==> flow/design.v <==
module input_buffer #(parameter DATA_WIDTH = 8, parameter SIZE = 64)(
    input logic clk,
    input logic rst,
    input logic write_en,
    input logic [DATA_WIDTH-1:0] data_in,
    output logic [DATA_WIDTH-1:0] data_out,
    input logic [$clog2(SIZE)-1:0] read_addr,
    input logic [$clog2(SIZE)-1:0] write_addr
);
    logic [DATA_WIDTH-1:0] buffer [0:SIZE-1];
    always_ff @(posedge clk or posedge rst) begin
        if (rst)
            for (int i = 0; i < SIZE; i++) buffer[i] <= 0;
        else if (write_en)
            buffer[write_addr] <= data_in;
    end
    assign data_out = buffer[read_addr];
endmodule
module weight_buffer #(parameter DATA_WIDTH = 8, parameter SIZE = 9)(
    input logic clk,
    input logic rst,
    input logic write_en,
    input logic [DATA_WIDTH-1:0] data_in,
    input logic [$clog2(SIZE)-1:0] write_addr,
    output logic [SIZE*DATA_WIDTH-1:0] weights
);
    logic [DATA_WIDTH-1:0] buffer [0:SIZE-1];
    always_ff @(posedge clk or posedge rst) begin
        if (rst)
            for (int i = 0; i < SIZE; i++) buffer[i] <= 0;
        else if (write_en)
            buffer[write_addr] <= data_in;
    end
    for (genvar g = 0; g < SIZE; g++) begin : g_out
        assign weights[g*DATA_WIDTH +: DATA_WIDTH] = buffer[g];
    end
endmodule
module conv2d_core #(parameter DATA_WIDTH = 8)(
    input logic clk,
    input logic rst,
    input logic [9*DATA_WIDTH-1:0] input_window,
    input logic [9*DATA_WIDTH-1:0] weights,
    output logic signed [2*DATA_WIDTH-1:0] conv_out
);
    logic signed [2*DATA_WIDTH-1:0] acc, acc_next;
    always_comb begin
        acc_next = 0;
        for (int i = 0; i < 9; i++) begin
            acc_next += $signed(input_window[i*DATA_WIDTH +: DATA_WIDTH]) * $signed(weights[i*DATA_WIDTH +: DATA_WIDTH]);
        end
    end
    always_ff @(posedge clk or posedge rst) begin
        if (rst)
            acc <= 0;
        else
            acc <= acc_next;
    end
    assign conv_out = acc;
endmodule
module relu #(parameter DATA_WIDTH = 16)(
    input logic signed [DATA_WIDTH-1:0] in,
    output logic signed [DATA_WIDTH-1:0] out
);
    assign out = (in > 0) ? in : 0;
endmodule
module max_pool #(parameter DATA_WIDTH = 8)(
    input logic [DATA_WIDTH-1:0] in0, in1, in2, in3,
    output logic [DATA_WIDTH-1:0] out
);
    assign out = (in0 > in1) ? (in0 > in2 ? (in0 > in3 ? in0 : in3) : (in2 > in3 ? in2 : in3)) :
                              (in1 > in2 ? (in1 > in3 ? in1 : in3) : (in2 > in3 ? in2 : in3));
endmodule
module cnn_accel (
    input  logic        clk,
    input  logic        rst,
    input  logic        wr_en,
    input  logic        wr_sel,      
    input  logic [5:0]  wr_addr,
    input  logic [7:0]  wr_data,
    input  logic        start,
    output logic        ready,
    output logic        out_valid,
    output logic [15:0] out_data
);
    typedef enum logic [1:0] {S_IDLE, S_READ, S_CONV, S_POOL} state_t;
    state_t state;
    logic [3:0] k;           
    logic [1:0] s;           
    logic [1:0] py, px;      
    logic [7:0]  pix;
    logic [5:0]  rd_addr;
    logic [71:0] weights;
    logic [7:0]  win [0:8];
    logic [71:0] win_flat;
    logic signed [15:0] conv_out, relu_out;
    logic [15:0] pool_r [0:3];
    logic [15:0] pool_out;
    logic        out_valid_r;
    assign ready = (state == S_IDLE);
    input_buffer #(.DATA_WIDTH(8), .SIZE(64)) u_ibuf (
        .clk(clk), .rst(rst),
        .write_en(wr_en & ~wr_sel & ready),
        .data_in(wr_data),
        .data_out(pix),
        .read_addr(rd_addr),
        .write_addr(wr_addr)
    );
    weight_buffer #(.DATA_WIDTH(8), .SIZE(9)) u_wbuf (
        .clk(clk), .rst(rst),
        .write_en(wr_en & wr_sel & ready),
        .data_in(wr_data),
        .write_addr(wr_addr[3:0]),
        .weights(weights)
    );
    conv2d_core #(.DATA_WIDTH(8)) u_conv (
        .clk(clk), .rst(rst),
        .input_window(win_flat),
        .weights(weights),
        .conv_out(conv_out)
    );
    for (genvar g = 0; g < 9; g++) begin : g_win
        assign win_flat[g*8 +: 8] = win[g];
    end
    relu #(.DATA_WIDTH(16)) u_relu (.in(conv_out), .out(relu_out));
    max_pool #(.DATA_WIDTH(16)) u_pool (
        .in0(pool_r[0]), .in1(pool_r[1]), .in2(pool_r[2]), .in3(pool_r[3]),
        .out(pool_out)
    );
    logic [1:0] ky, kx;
    always_comb begin
        case (k)
            4'd0: begin ky = 2'd0; kx = 2'd0; end
            4'd1: begin ky = 2'd0; kx = 2'd1; end
            4'd2: begin ky = 2'd0; kx = 2'd2; end
            4'd3: begin ky = 2'd1; kx = 2'd0; end
            4'd4: begin ky = 2'd1; kx = 2'd1; end
            4'd5: begin ky = 2'd1; kx = 2'd2; end
            4'd6: begin ky = 2'd2; kx = 2'd0; end
            4'd7: begin ky = 2'd2; kx = 2'd1; end
            default: begin ky = 2'd2; kx = 2'd2; end
        endcase
    end
    logic [2:0] row, col;
    assign row = {py, 1'b0} + {2'b00, s[1]} + {1'b0, ky};
    assign col = {px, 1'b0} + {2'b00, s[0]} + {1'b0, kx};
    assign rd_addr = {row, col};
    always_ff @(posedge clk or posedge rst) begin
        if (rst) begin
            state       <= S_IDLE;
            k           <= 4'd0;
            s           <= 2'd0;
            py          <= 2'd0;
            px          <= 2'd0;
            out_valid_r <= 1'b0;
            for (int i = 0; i < 9; i++) win[i] <= 8'd0;
            for (int i = 0; i < 4; i++) pool_r[i] <= 16'd0;
        end else begin
            out_valid_r <= 1'b0;
            case (state)
                S_IDLE: begin
                    if (start) begin
                        state <= S_READ;
                        k  <= 4'd0;
                        s  <= 2'd0;
                        py <= 2'd0;
                        px <= 2'd0;
                    end
                end
                S_READ: begin
                    win[k] <= pix;
                    if (k == 4'd8) state <= S_CONV;
                    else k <= k + 4'd1;
                end
                S_CONV: begin
                    state <= S_POOL;
                end
                S_POOL: begin
                    pool_r[s] <= relu_out;
                    k <= 4'd0;
                    if (s == 2'd3) begin
                        out_valid_r <= 1'b1;
                        s <= 2'd0;
                        if (px == 2'd2) begin
                            px <= 2'd0;
                            if (py == 2'd2) begin
                                py <= 2'd0;
                                state <= S_IDLE;
                            end else begin
                                py <= py + 2'd1;
                                state <= S_READ;
                            end
                        end else begin
                            px <= px + 2'd1;
                            state <= S_READ;
                        end
                    end else begin
                        s <= s + 2'd1;
                        state <= S_READ;
                    end
                end
                default: state <= S_IDLE;
            endcase
        end
    end
    assign out_valid = out_valid_r;
    assign out_data  = pool_out;
endmodule
==> Tool chain data of cnn_accel <==
What the tools print for cnn_accel, step after step.
Lines are those of the file above, counted from 1.
Operators carry their Yosys type and port widths (W data, S select, Z words).
{ "inputs": {"top_module": "cnn_accel", "clock_port": "clk", "cell_library": "sky130hd", "corner": "tt_025C_1v80"} }

==> After elaboration <==
Source: Yosys, flattened and elaborated. Widths are those after wreduce. Registers that Yosys merges into a memory's read port (data or address) are not register bits. Print and check cells do not count. Equal cells are merged and count once.
Yosys's memory passes give these memory sizes; they may raise the number of words (mostly to a power of two), join words into wider ones and drop unused or constant bits.
{ "bits": {"register_bits": 749, "latchBits": 0, "ram_bits": 0, "rom_bits": 32, "clocked_rd_ports_x_width": 0, "memories": 1, "in_bits": 19, "out_inout_bits": 18, "word_cells": 416} }
{ "op_classes": {"n_addsub": 16, "multipliers": 9, "div": 0, "n_cmp": 7, "equal": 155, "shift": 0, "muxes": 30, "logic": 5, "n_reduce_logical": 100} }
{ "memory_table": {"columns": ["name", "words", "word_bits", "read_ports", "write_ports", "line_no", "text"], "rows": [
  ["(name not given)", 8, 4, 1, 0, 131, "case (k)"]
]} }
{ "ops": {"columns": ["operator", "count"], "rows": [
  ["$mul A8 B8 Y16", 9],
  ["$pmux W8 S64", 1],
  ["$eq A6 B6 Y1 const B", 64],
  ["$eq A6 B5 Y1 const B", 32],
  ["$reduce_and A2 Y1", 87],
  ["$add A16 B16 Y16", 8],
  ["$mux W16", 7],
  ["$gt A16 B16 Y1", 6],
  ["$eq A6 B4 Y1 const B", 16],
  ["$eq A6 B3 Y1 const B", 8],
  ["$eq A4 B3 Y1 const B", 8],
  ["$eq A6 B2 Y1 const B", 4],
  ["$mux W2", 9],
  ["$gt A16 B1 Y1 const B", 1],
  ["$eq A4 B2 Y1 const B", 4],
  ["$eq A2 B2 Y1 const B", 6],
  ["$eq A6 B1 Y1 const B", 2],
  ["$logic_not A6 Y1", 2],
  ["$pmux W4 S3", 1],
  ["$pmux W2 S2", 3],
  ["$mux W4", 3],
  ["$ne A2 B2 Y1 const B", 5],
  ["$reduce_and A3 Y1", 3],
  ["$eq A4 B1 Y1 const B", 2],
  ["$eq A4 B4 Y1 const B", 2],
  ["$logic_not A4 Y1", 2],
  ["$pmux W2 S4", 1],
  ["$add A2 B1 Y2 const B", 3]
]} }
Other operator kinds: 12; their cells: 23.

==> Logic depth <==
Yosys ltp: most cells in a row. Word level: on the elaborated netlist, between registers, memories and ports. Mapped: between sequential cells and ports; inverters and the memories' decode and read muxes count.
{ "depth": {"ltp_word": 9, "ABC_AREA": 0, "depth_mapped": 29, "mapped_depth_nobuf": 28} }

==> Mapped cells and area <==
The flow's flattened synthesis, as Yosys stat reports it; memories are mapped. The netlist is that of the ABC_AREA named above (0 if unset); the other value can give another one.
{ "by_type": {"columns": ["cell_type", "count", "type_area_um2"], "rows": [
  ["sky130_fd_sc_hd__dfrtp_1", 750, 18768],
  ["sky130_fd_sc_hd__fa_1", 691, 1.38E+04],
  ["sky130_fd_sc_hd__mux2_2", 602, 6.78E+03],
  ["sky130_fd_sc_hd__ha_1", 290, 3628.48],
  ["sky130_fd_sc_hd__inv_1", 836, 3138.01],
  ["sky130_fd_sc_hd__and2_1", 335, 2095.76],
  ["sky130_fd_sc_hd__nand2_1", 457, 1.72E+03],
  ["sky130_fd_sc_hd__o21ai_0", 166, 830.797],
  ["sky130_fd_sc_hd__xnor2_1", 77, 674.397],
  ["sky130_fd_sc_hd__clkbuf_1", 154, 578.054],
  ["sky130_fd_sc_hd__a22oi_1", 66, 495.475],
  ["sky130_fd_sc_hd__nand3_1", 82, 410.394],
  ["sky130_fd_sc_hd__nor2_1", 109, 409.142],
  ["sky130_fd_sc_hd__a221oi_1", 45, 394.128],
  ["sky130_fd_sc_hd__nand2b_1", 55, 344.08],
  ["sky130_fd_sc_hd__a21oi_1", 61, 305.293],
  ["sky130_fd_sc_hd__nor2b_1", 45, 281.52],
  ["sky130_fd_sc_hd__mux4_2", 11, 247.738]
]} }
Not listed: further types 66, cells in them 476.
{ "synth_totals": {"cells": 5308, "yosys_area_um2": 58579.9, "seqArea_um2": 18794.3, "ffs": 751, "n_buf": 211} }
The figures by module come from a second, unflattened synthesis with its own total; it is not the netlist above.
{ "unflattened": {"cells_unflattened": 5151, "hier_area_um2": 58805.1} }
Rows give one instance, submodules left out.
{ "modules": {"columns": ["module", "n_inst", "n_cells", "mod_area_um2", "seq_area_um2"], "rows": [
  ["conv2d_core #(DATA_WIDTH=8)", 1, 2394, 23575.1, 400.4],
  ["input_buffer", 1, 1752, 23072.1, 12812.3],
  ["cnn_accel", 1, 405, 6222.2, 3779.9],
  ["max_pool #(DATA_WIDTH=16)", 1, 420, 2991.6, 0.0],
  ["weight_buffer", 1, 162, 2800.2, 1801.7],
  ["relu #(DATA_WIDTH=16)", 1, 18, 143.9, 0.0]
]} }

==> Timing after synthesis <==
OpenSTA on the mapped netlist: ideal clock, no wires. The path of least setup slack (recovery checks aside). Input and output delay are each 20% of the period. Register names are those of the netlist, which keeps one name where synthesis merged equal registers.
{ "synth_path": {"kind": "flip-flop to flip-flop", "from": "reg win[7][7]", "to": "reg u_conv.acc[15]", "period_ps": 10000, "setup_ps": 80, "launch_ps": 0, "arrival_ps": 7371, "required_time_ps": 9920, "path_slack_ps": 2549, "delay_ps": 7451, "stages": 25, "path_buffers": 1, "period_less_setup_slack_ps": 7451} }
"delay_ps" is the arrival time less input delay plus setup time.
"stages" counts driving pins, that of a launching flip-flop among them; a cell with two outputs on the path counts twice.
"period_less_setup_slack_ps" is the clock period less the worst setup slack; recovery checks do not enter. This is arithmetic on one report: input and output delays are still those of the set period (20% each).
The rows between start and end are the longest chain of elaborated cells between them; the timing report does not say that the signal goes this way. Where chains are equally long, one stands for them.
Each line given opens the expression or statement behind the cell; cells for indexed reads and writes are added by Yosys, which also makes memories of some case tables.
{ "synth_between": {"cell_sequence": "sky130_fd_sc_hd__dfrtp_1 sky130_fd_sc_hd__clkbuf_1 sky130_fd_sc_hd__and2_1 sky130_fd_sc_hd__inv_1 sky130_fd_sc_hd__fa_1 sky130_fd_sc_hd__inv_1 sky130_fd_sc_hd__fa_1 sky130_fd_sc_hd__fa_1 sky130_fd_sc_hd__fa_1 sky130_fd_sc_hd__fa_1 sky130_fd_sc_hd__inv_1 sky130_fd_sc_hd__fa_1 sky130_fd_sc_hd__fa_1 sky130_fd_sc_hd__inv_1 sky130_fd_sc_hd__fa_1 sky130_fd_sc_hd__fa_1 sky130_fd_sc_hd__inv_1 sky130_fd_sc_hd__fa_1 sky130_fd_sc_hd__inv_1 sky130_fd_sc_hd__ha_1 sky130_fd_sc_hd__and2_1 sky130_fd_sc_hd__o41ai_1 sky130_fd_sc_hd__o21ai_0 sky130_fd_sc_hd__o41ai_1 sky130_fd_sc_hd__xnor2_1", "elab_chain_len": 3, "cone_cells": 3, "lines_between": 1, "cone_classes": "2 x add/sub; 1 x mul"} }
{ "synth_rtl": {"columns": ["item", "line_no", "text"], "rows": [
  ["from (decl)", 93, "logic [7:0]  win [0:8];"],
  ["from (assign)", 155, "for (int i = 0; i < 9; i++) win[i] <= 8'd0;"],
  ["from (assign)", 170, "win[k] <= pix;"],
  ["$mul A8 B8 Y16", 49, "acc_next += $signed(input_window[i*DATA_WIDTH +: DATA_WIDTH]) * $signed(weights[i*DATA_WIDTH +: DATA_WIDTH]);"],
  ["$add A16 B16 Y16 x2", 49, null],
  ["to (assign)", 54, "acc <= 0;"],
  ["to (assign)", 56, "acc <= acc_next;"],
  ["to (decl)", 45, "logic signed [2*DATA_WIDTH-1:0] acc, acc_next;"]
]} }

==> Path in the finished layout <==
Path of least setup slack in the final report of run 3 (OpenROAD, finished layout, wires in). Where an end is a register, its clock arrival counts in the times.
The report prints the path's times to 10 ps; the period is as set.
{ "layout_path": {"kind": "flip-flop to flip-flop", "from": "reg u_wbuf.buffer[5][4]", "to": "reg u_conv.acc[15]", "period_ps": 8270, "setup_ps": 80, "launch_ps": 710, "arrival_ps": 8620, "required_time_ps": 8900, "path_slack_ps": 280, "stages": 24, "path_buffers": 0} }
The rows between start and end are the longest chain of elaborated cells between them; the timing report does not say that the signal goes this way. Where chains are equally long, one stands for them.
{ "layout_between": {"cell_sequence": "sky130_fd_sc_hd__dfrtp_1 sky130_fd_sc_hd__and2_1 sky130_fd_sc_hd__fa_1 sky130_fd_sc_hd__inv_1 sky130_fd_sc_hd__fa_1 sky130_fd_sc_hd__fa_1 sky130_fd_sc_hd__fa_1 sky130_fd_sc_hd__inv_1 sky130_fd_sc_hd__fa_1 sky130_fd_sc_hd__fa_1 sky130_fd_sc_hd__fa_1 sky130_fd_sc_hd__fa_1 sky130_fd_sc_hd__fa_1 sky130_fd_sc_hd__inv_1 sky130_fd_sc_hd__fa_1 sky130_fd_sc_hd__inv_1 sky130_fd_sc_hd__ha_1 sky130_fd_sc_hd__o21ai_0 sky130_fd_sc_hd__nand2b_1 sky130_fd_sc_hd__and2_1 sky130_fd_sc_hd__o41ai_1 sky130_fd_sc_hd__o21ai_0 sky130_fd_sc_hd__o41ai_1 sky130_fd_sc_hd__xnor2_1", "elab_chain_len": 5, "cone_cells": 5, "lines_between": 1, "cone_classes": "4 x add/sub; 1 x mul"} }
{ "layout_rtl": {"columns": ["item", "line_no", "text"], "rows": [
  ["from (decl)", 27, "logic [DATA_WIDTH-1:0] buffer [0:SIZE-1];"],
  ["from (assign)", 30, "for (int i = 0; i < SIZE; i++) buffer[i] <= 0;"],
  ["from (assign)", 32, "buffer[write_addr] <= data_in;"],
  ["$mul A8 B8 Y16", 49, "acc_next += $signed(input_window[i*DATA_WIDTH +: DATA_WIDTH]) * $signed(weights[i*DATA_WIDTH +: DATA_WIDTH]);"],
  ["$add A16 B16 Y16 x4", 49, null],
  ["to (assign)", 54, "acc <= 0;"],
  ["to (assign)", 56, "acc <= acc_next;"],
  ["to (decl)", 45, "logic signed [2*DATA_WIDTH-1:0] acc, acc_next;"]
]} }

Appendix: measured runs

Design cnn_accel on sky130hd. What follows are 3 stored runs of the flow, each under its own settings; their order means nothing. The constraints put input and output delay at 20% of the set period each and load the outputs with 0.01 pF.
"achieved_period_ps" = clock period - worst setup slack. The figure is calculated, with input and output delays left at 20% of the set period.
By "power_total_w" is meant OpenSTA's value without simulated activity: inputs other than the clock are taken to toggle once in ten clock periods, and the tool carries that through the logic.
[
  {
    "run": "run 1",
    "settings": { "CAP_MARGIN": 30, "CELL_PAD_IN_SITES_DETAIL_PLACEMENT": 1, "CORE_MARGIN": 4, "CORE_UTILIZATION": 63, "GPL_ROUTABILITY_DRIVEN": 0, "GPL_TIMING_DRIVEN": 1, "MAX_ROUTING_LAYER": "met4", "PLACE_DENSITY_LB_ADDON": 0.16, "SLEW_MARGIN": 0, "TNS_END_PERCENT": 20, "period_ns": 5.68 },
    "outcome": "no results, routing failed with GRT-0116"
  },
  {
    "run": "run 2",
    "settings": { "CAP_MARGIN": 35, "CELL_PAD_IN_SITES_DETAIL_PLACEMENT": 2, "CORE_MARGIN": 7, "CORE_UTILIZATION": 56, "GPL_ROUTABILITY_DRIVEN": 0, "MAX_ROUTING_LAYER": "met4", "SETUP_SLACK_MARGIN": -0.31, "period_ns": 10.0, "SLEW_MARGIN": 20 },
    "outcome": "no results, placement failed with DPL-0033"
  },
  {
    "run": "run 3",
    "settings": { "CORE_UTILIZATION": 40, "SETUP_SLACK_MARGIN": -0.65, "period_ns": 8.27, "CAP_MARGIN": 20, "CORE_MARGIN": 2, "SLEW_MARGIN": 20 },
    "results": { "utilization_pct": 44.2, "holdWs_ps": 360, "final_cell_area_um2": 64317.9, "power_total_w": 0.017561, "setup_ws_ps": 281, "total_die_area_um2": 149525.0, "tns_ps": 0, "synthArea_um2": 58579.9, "achieved_period_ps": 7989 }
  }
]
